==> flow/design.v <==
module alu16bit (
  input clk,                 
  input reset,               
  input [2:0] operation,     
  input [15:0] operand_A,
  input [15:0] operand_B,
  output reg [31:0] result, 
  output reg carry_flag,
  output reg zero_flag
);
parameter [2:0] ADD  = 3'b000,
                SUB  = 3'b001,
                MUL  = 3'b010,
                AND  = 3'b011,
                OR   = 3'b100,
                NAND = 3'b101,
                NOR  = 3'b110,
                XOR  = 3'b111;
reg [31:0] alu_result;  
reg alu_carry;
reg alu_zero;
always @(*) begin
  alu_result = 32'b0;
  alu_carry  = 1'b0;
  alu_zero   = 1'b0;
  case (operation)
    ADD: begin
      {alu_carry, alu_result} = {1'b0, operand_A} + {1'b0, operand_B};
      alu_zero = (alu_result[15:0] == 16'b0);
    end
    SUB: begin
      {alu_carry, alu_result} = {1'b0, operand_A} - {1'b0, operand_B};
      alu_zero = (alu_result[15:0] == 16'b0);
    end
    MUL: begin
      alu_result = operand_A * operand_B;   
      alu_zero = (alu_result == 32'b0);
    end
    AND: begin
      alu_result = {16'b0, (operand_A & operand_B)};
      alu_zero = (alu_result[15:0] == 16'b0);
    end
    OR: begin
      alu_result = {16'b0, (operand_A | operand_B)};
      alu_zero = (alu_result[15:0] == 16'b0);
    end
    NAND: begin
      alu_result = {16'b0, ~(operand_A & operand_B)};
      alu_zero = (alu_result[15:0] == 16'b0);
    end
    NOR: begin
      alu_result = {16'b0, ~(operand_A | operand_B)};
      alu_zero = (alu_result[15:0] == 16'b0);
    end
    XOR: begin
      alu_result = {16'b0, (operand_A ^ operand_B)};
      alu_zero = (alu_result[15:0] == 16'b0);
    end
    default: begin
      alu_result = 32'b0;
      alu_carry  = 1'b0;
      alu_zero   = 1'b1;
    end
  endcase
end
always @(posedge clk) begin
  if (reset) begin
    result     <= 32'b0;
    carry_flag <= 1'b0;
    zero_flag  <= 1'b0;
  end else begin
    result     <= alu_result;
    carry_flag <= alu_carry;
    zero_flag  <= alu_zero;
  end
end
endmodule
======== From RTL to reports: alu16bit ========
What the tools print for alu16bit, step after step.
Line numbers count from 1 in the design file above.
Operators carry their Yosys type and port widths (W data, S select, Z words).
Library cell names are shortened.
A cell with -- has no value.
set-up
  design top .............................. alu16bit
  clock ................................... clk
  cell library ............................ sky130hd
  corner .................................. tt_025C_1v80

======== Elaborated design ========
Source: Yosys, flattened and elaborated, memories not mapped. Widths are those after wreduce; folded enables and synchronous resets count as part of the registers. Registers that Yosys merges into a memory's read port (data or address) are not register bits. Print and check cells do not count. Equal cells are merged and count once.
operators by class
  reduce/logical cells .................... 10
  bitwise gates (word level) .............. 5
  $mul .................................... 1
  muxes and demuxes ....................... 3
  $add $sub $neg .......................... 2
  eq/ne operators ......................... 7
operators by type and width
  kind                  count
  $mul A16 B16 Y32      1
  $pmux W32 S8          1
  $logic_not A16 Y1     7
  $not A16 Y16          2
  $logic_not A32 Y1     1
  $add A16 B16 Y17      1
  $sub A16 B16 Y17      1
  $and A16 B16 Y16      1
  $or A16 B16 Y16       1
  $xor A16 B16 Y16      1
  $eq A3 B3 Y1 const B  4
  $pmux W1 S8           1
  $eq A3 B2 Y1 const B  2
  $reduce_or A6 Y1      1
  $eq A3 B1 Y1 const B  1
  $logic_not A3 Y1      1
  $pmux W1 S3           1
storage and ports
  input port bits ......................... 37
  elaborated cells ........................ 31
  output and inout port bits .............. 34
  register bits ........................... 34

======== Longest topological paths ========
Longest topological path by Yosys (ltp), each cell counted once; first at word level (registers and memories cut), then after technology mapping (sequential cells cut; the memories' decode and read muxes count).
logic depth
  depth after elaboration ................. 4
  ABC_AREA ................................ 0
  depth in mapped cells ................... 25
  mapped depth without buffers ............ 24

======== Mapped cells and area ========
Yosys stat after the flow's synthesis: flattened, memories mapped to cells. It holds for the ABC_AREA given above (unset counts as 0); a run with the other value may have another netlist.
mapped netlist
  buffers ................................. 76
  flip-flops .............................. 34
  cells in the netlist .................... 1,602
  sequential area ......................... 680.7 um2
  cell area after synthesis ............... 12,602.1 um2
cells by type
  cell      count  total area (um2)
  fa_1      196    3.92E+03
  ha_1      152    1.9E+03
  inv_1     282    1.06E+03
  nand2_1   194    728.198
  nor2_1    187    701.923
  dfxtp_1   34     680.653
  a21oi_1   67     335.322
  o21ai_0   52     260.25
  xnor2_1   29     253.994
  clkbuf_1  59     221.462
  xor2_1    24     210.202
  nor3_1    33     165.158
  nand4_1   21     131.376
  a211oi_1  16     120.115
  nand3_1   19     95.091
  nor4_1    15     93.84
  a21o_1    12     90.086
  o21a_1    12     90.086
Other cell types: 61; their cells: 198.

======== Worst setup path after synthesis ========
Path of least setup slack by OpenSTA after synthesis, without wires, with an ideal clock, recovery checks aside; 20% of the period is set as input and as output delay. Where synthesis merged equal registers, the netlist keeps one of their names.
timing path after synthesis
  path kind ............................... input -> register
  from .................................... input operand_B[4]
  to ...................................... register result[30]
  delay of the path ....................... 5,841 ps
  buffers on the path ..................... 1
  time at the first pin ................... 1,440 ps
  setup time .............................. 66 ps
  data required time ...................... 7,134 ps
  setup slack ............................. -80 ps
  stages on the path ...................... 24
  clock period ............................ 7,200 ps
  input delay ............................. 1,440 ps
  data arrival time ....................... 7,215 ps
  period reached after synthesis .......... 7,280 ps
"delay of the path" = arrival - input delay + setup time.
"stages on the path" counts driving pins, that of a launching flip-flop among them; a cell with two outputs on the path counts twice.
"period reached after synthesis" = period - worst setup slack (recovery checks aside). The figure is calculated, with input and output delays left at 20% of the set period.
The rows between start and end are the longest chain of elaborated cells between them; the timing report does not say that the signal goes this way. Where chains are equally long, one stands for them.
Each line given opens the expression or statement behind the cell; cells for indexed reads and writes are added by Yosys, which also makes memories of some case tables.
on the way, after synthesis
  cell sequence ........................... inv_1 > buf_1 > nor2_1 > fa_1 > inv_1 > fa_1 > fa_1 > inv_1 > fa_1 > fa_1 > inv_1 > fa_1 > inv_1 > ha_1 > nand3_1 > nor2_1 > a221oi_1 > o221a_2 > a2bb2oi_1 > a31oi_1 > or3_1 > and4_1 > o21a_1 > nor2_1
  length of the longest elaborated chain .. 2
  elaborated cells between the ends (all ways) .. 3
  source lines of those cells ............. 3
  those cells by class .................... add/sub (1); mul (1); mux (1)
RTL lines, path after synthesis
  item              RTL line  RTL
  from (decl)       6         input [15:0] operand_B,
  $mul A16 B16 Y32  36        alu_result = operand_A * operand_B;
  $pmux W32 S8      26        case (operation)
  to (assign)       68        result     <= 32'b0;
  to (assign)       72        result     <= alu_result;
  to (decl)         7         output reg [31:0] result,

======== Worst path after layout ========
From the final timing report of run 1: the path of least setup slack in the routed layout; clock arrival at registers is part of the times.
The path's times are printed in steps of 10 ps; the period is the one set.
timing path post-layout
  path kind ............................... input -> register
  from .................................... input operand_A[3]
  to ...................................... register zero_flag
  setup time .............................. 70 ps
  data required time ...................... 7,320 ps
  stages on the path ...................... 26
  time at the first pin ................... 1,420 ps
  input delay ............................. 1,420 ps
  data arrival time ....................... 7,240 ps
  setup slack ............................. 80 ps
  clock period ............................ 7,110 ps
  buffers on the path ..................... 4
The rows between start and end are the longest chain of elaborated cells between them; the timing report does not say that the signal goes this way. Where chains are equally long, one stands for them.
on the way, post-layout
  cell sequence ........................... buf_4 > clkinvlp_4 > buf_6 > buf_6 > nor2_2 > fa_1 > inv_2 > fa_2 > fa_2 > fa_1 > inv_2 > fa_1 > inv_2 > fa_1 > inv_2 > ha_4 > and3_4 > o21a_1 > o31a_1 > a211o_4 > buf_4 > xnor2_1 > or3_4 > nor4_4 > nand4_1 > o21ai_1
  length of the longest elaborated chain .. 4
  elaborated cells between the ends (all ways) .. 17
  those cells by class .................... add/sub (2); mul (1); mux (1); logic (5); reduce/logical (8)
RTL lines, path post-layout
  item               RTL line  RTL
  from (decl)        5         input [15:0] operand_A,
  $or A16 B16 Y16    52        alu_result = {16'b0, ~(operand_A | operand_B)};
  $not A16 Y16       52
  $logic_not A16 Y1  53        alu_zero = (alu_result[15:0] == 16'b0);
  $pmux W1 S8        26        case (operation)
  to (assign)        70        zero_flag  <= 1'b0;
  to (assign)        74        zero_flag  <= alu_zero;
  to (decl)          9         output reg zero_flag

Flow measurements of alu16bit on sky130hd: 2 stored runs with different settings, listed in no order. Input and output delays are each 20% of the period that was set; the output load is 0.01 pF.
By "period achieved" is meant the clock period of the run minus its worst setup slack. This is arithmetic on one report: input and output delays are still those of the set period (20% each).
"allowed time less slack (worst setup path)": the worst setup path's part of the clock period (all of it between registers, 20% less for each end at a port) less its slack. A launch clock that arrives late makes it longer, a capture clock that arrives late makes it shorter.
"allowed time less slack (worst setup path)" is known to 10 ps.

======== run 1 ========
==> flow/run.sh <==
#!/bin/bash
# the make line also repeats the synthesis and layout settings of config.mk as NAME=value (left out here)
make -C /OpenROAD-flow-scripts/flow DESIGN_CONFIG=/design/flow/config.mk WORK_HOME=/design/flow/orfs CLKGATE_MAP_FILE= finish
==> flow/config.mk <==
export PLATFORM = sky130hd
export DESIGN_NAME = alu16bit
export DESIGN_NICKNAME = alu16bit
export VERILOG_FILES = /design/flow/design.v
export SDC_FILE = /design/flow/constraint.sdc
export NUM_CORES = 4
export LEC_CHECK = 0
export CAP_MARGIN = 20
export CORE_MARGIN = 2
export CORE_UTILIZATION = 40
export SLEW_MARGIN = 20
==> flow/constraint.sdc <==
create_clock -name core_clock -period 7.11 [get_ports {clk}]
set_input_delay 1.4220 -clock core_clock [delete_from_list [all_inputs] [get_ports {clk}]]
set_output_delay 1.4220 -clock core_clock [all_outputs]
set_load 0.01 [all_outputs]

-------- measured, run 1 --------
  period achieved ......................... 7,029 ps
  total negative slack .................... 0 ps
  standard-cell area after routing ........ 17,282.8 um2
  lowest setup slack ...................... 81 ps
  post-route utilization .................. 56.1 %
  die outline area ........................ 32,940.4 um2
  allowed time less slack (worst setup path) .. 5,610 ps
  type of the worst setup path ............ input -> register
  worst hold slack ........................ 1,899 ps
  post-synthesis cell area ................ 12,602.1 um2

======== run 2 ========
==> flow/run.sh <==
#!/bin/bash
# the make line also repeats the synthesis and layout settings of config.mk as NAME=value (left out here)
make -C /OpenROAD-flow-scripts/flow DESIGN_CONFIG=/design/flow/config.mk WORK_HOME=/design/flow/orfs CLKGATE_MAP_FILE= finish
==> flow/config.mk <==
export PLATFORM = sky130hd
export DESIGN_NAME = alu16bit
export DESIGN_NICKNAME = alu16bit
export VERILOG_FILES = /design/flow/design.v
export SDC_FILE = /design/flow/constraint.sdc
export NUM_CORES = 4
export LEC_CHECK = 0
export ABC_AREA = 1
export CAP_MARGIN = 20
export CORE_MARGIN = 2
export CORE_UTILIZATION = 40
export CTS_CLUSTER_DIAMETER = 205
export HOLD_SLACK_MARGIN = -0.04
export SLEW_MARGIN = 20
export TNS_END_PERCENT = 15
==> flow/constraint.sdc <==
create_clock -name core_clock -period 7.16 [get_ports {clk}]
set_input_delay 1.4320 -clock core_clock [delete_from_list [all_inputs] [get_ports {clk}]]
set_output_delay 1.4320 -clock core_clock [all_outputs]
set_load 0.01 [all_outputs]

-------- measured, run 2 --------
  period achieved ......................... 6,945 ps
  total negative slack .................... 0 ps
  standard-cell area after routing ........ 17,329.1 um2
  lowest setup slack ...................... 215 ps
  post-route utilization .................. 50.5 %
  die outline area ........................ 36,128.5 um2
  allowed time less slack (worst setup path) .. 5,510 ps
  type of the worst setup path ............ input -> register
  worst hold slack ........................ 1,907 ps
  post-synthesis cell area ................ 13,849.5 um2
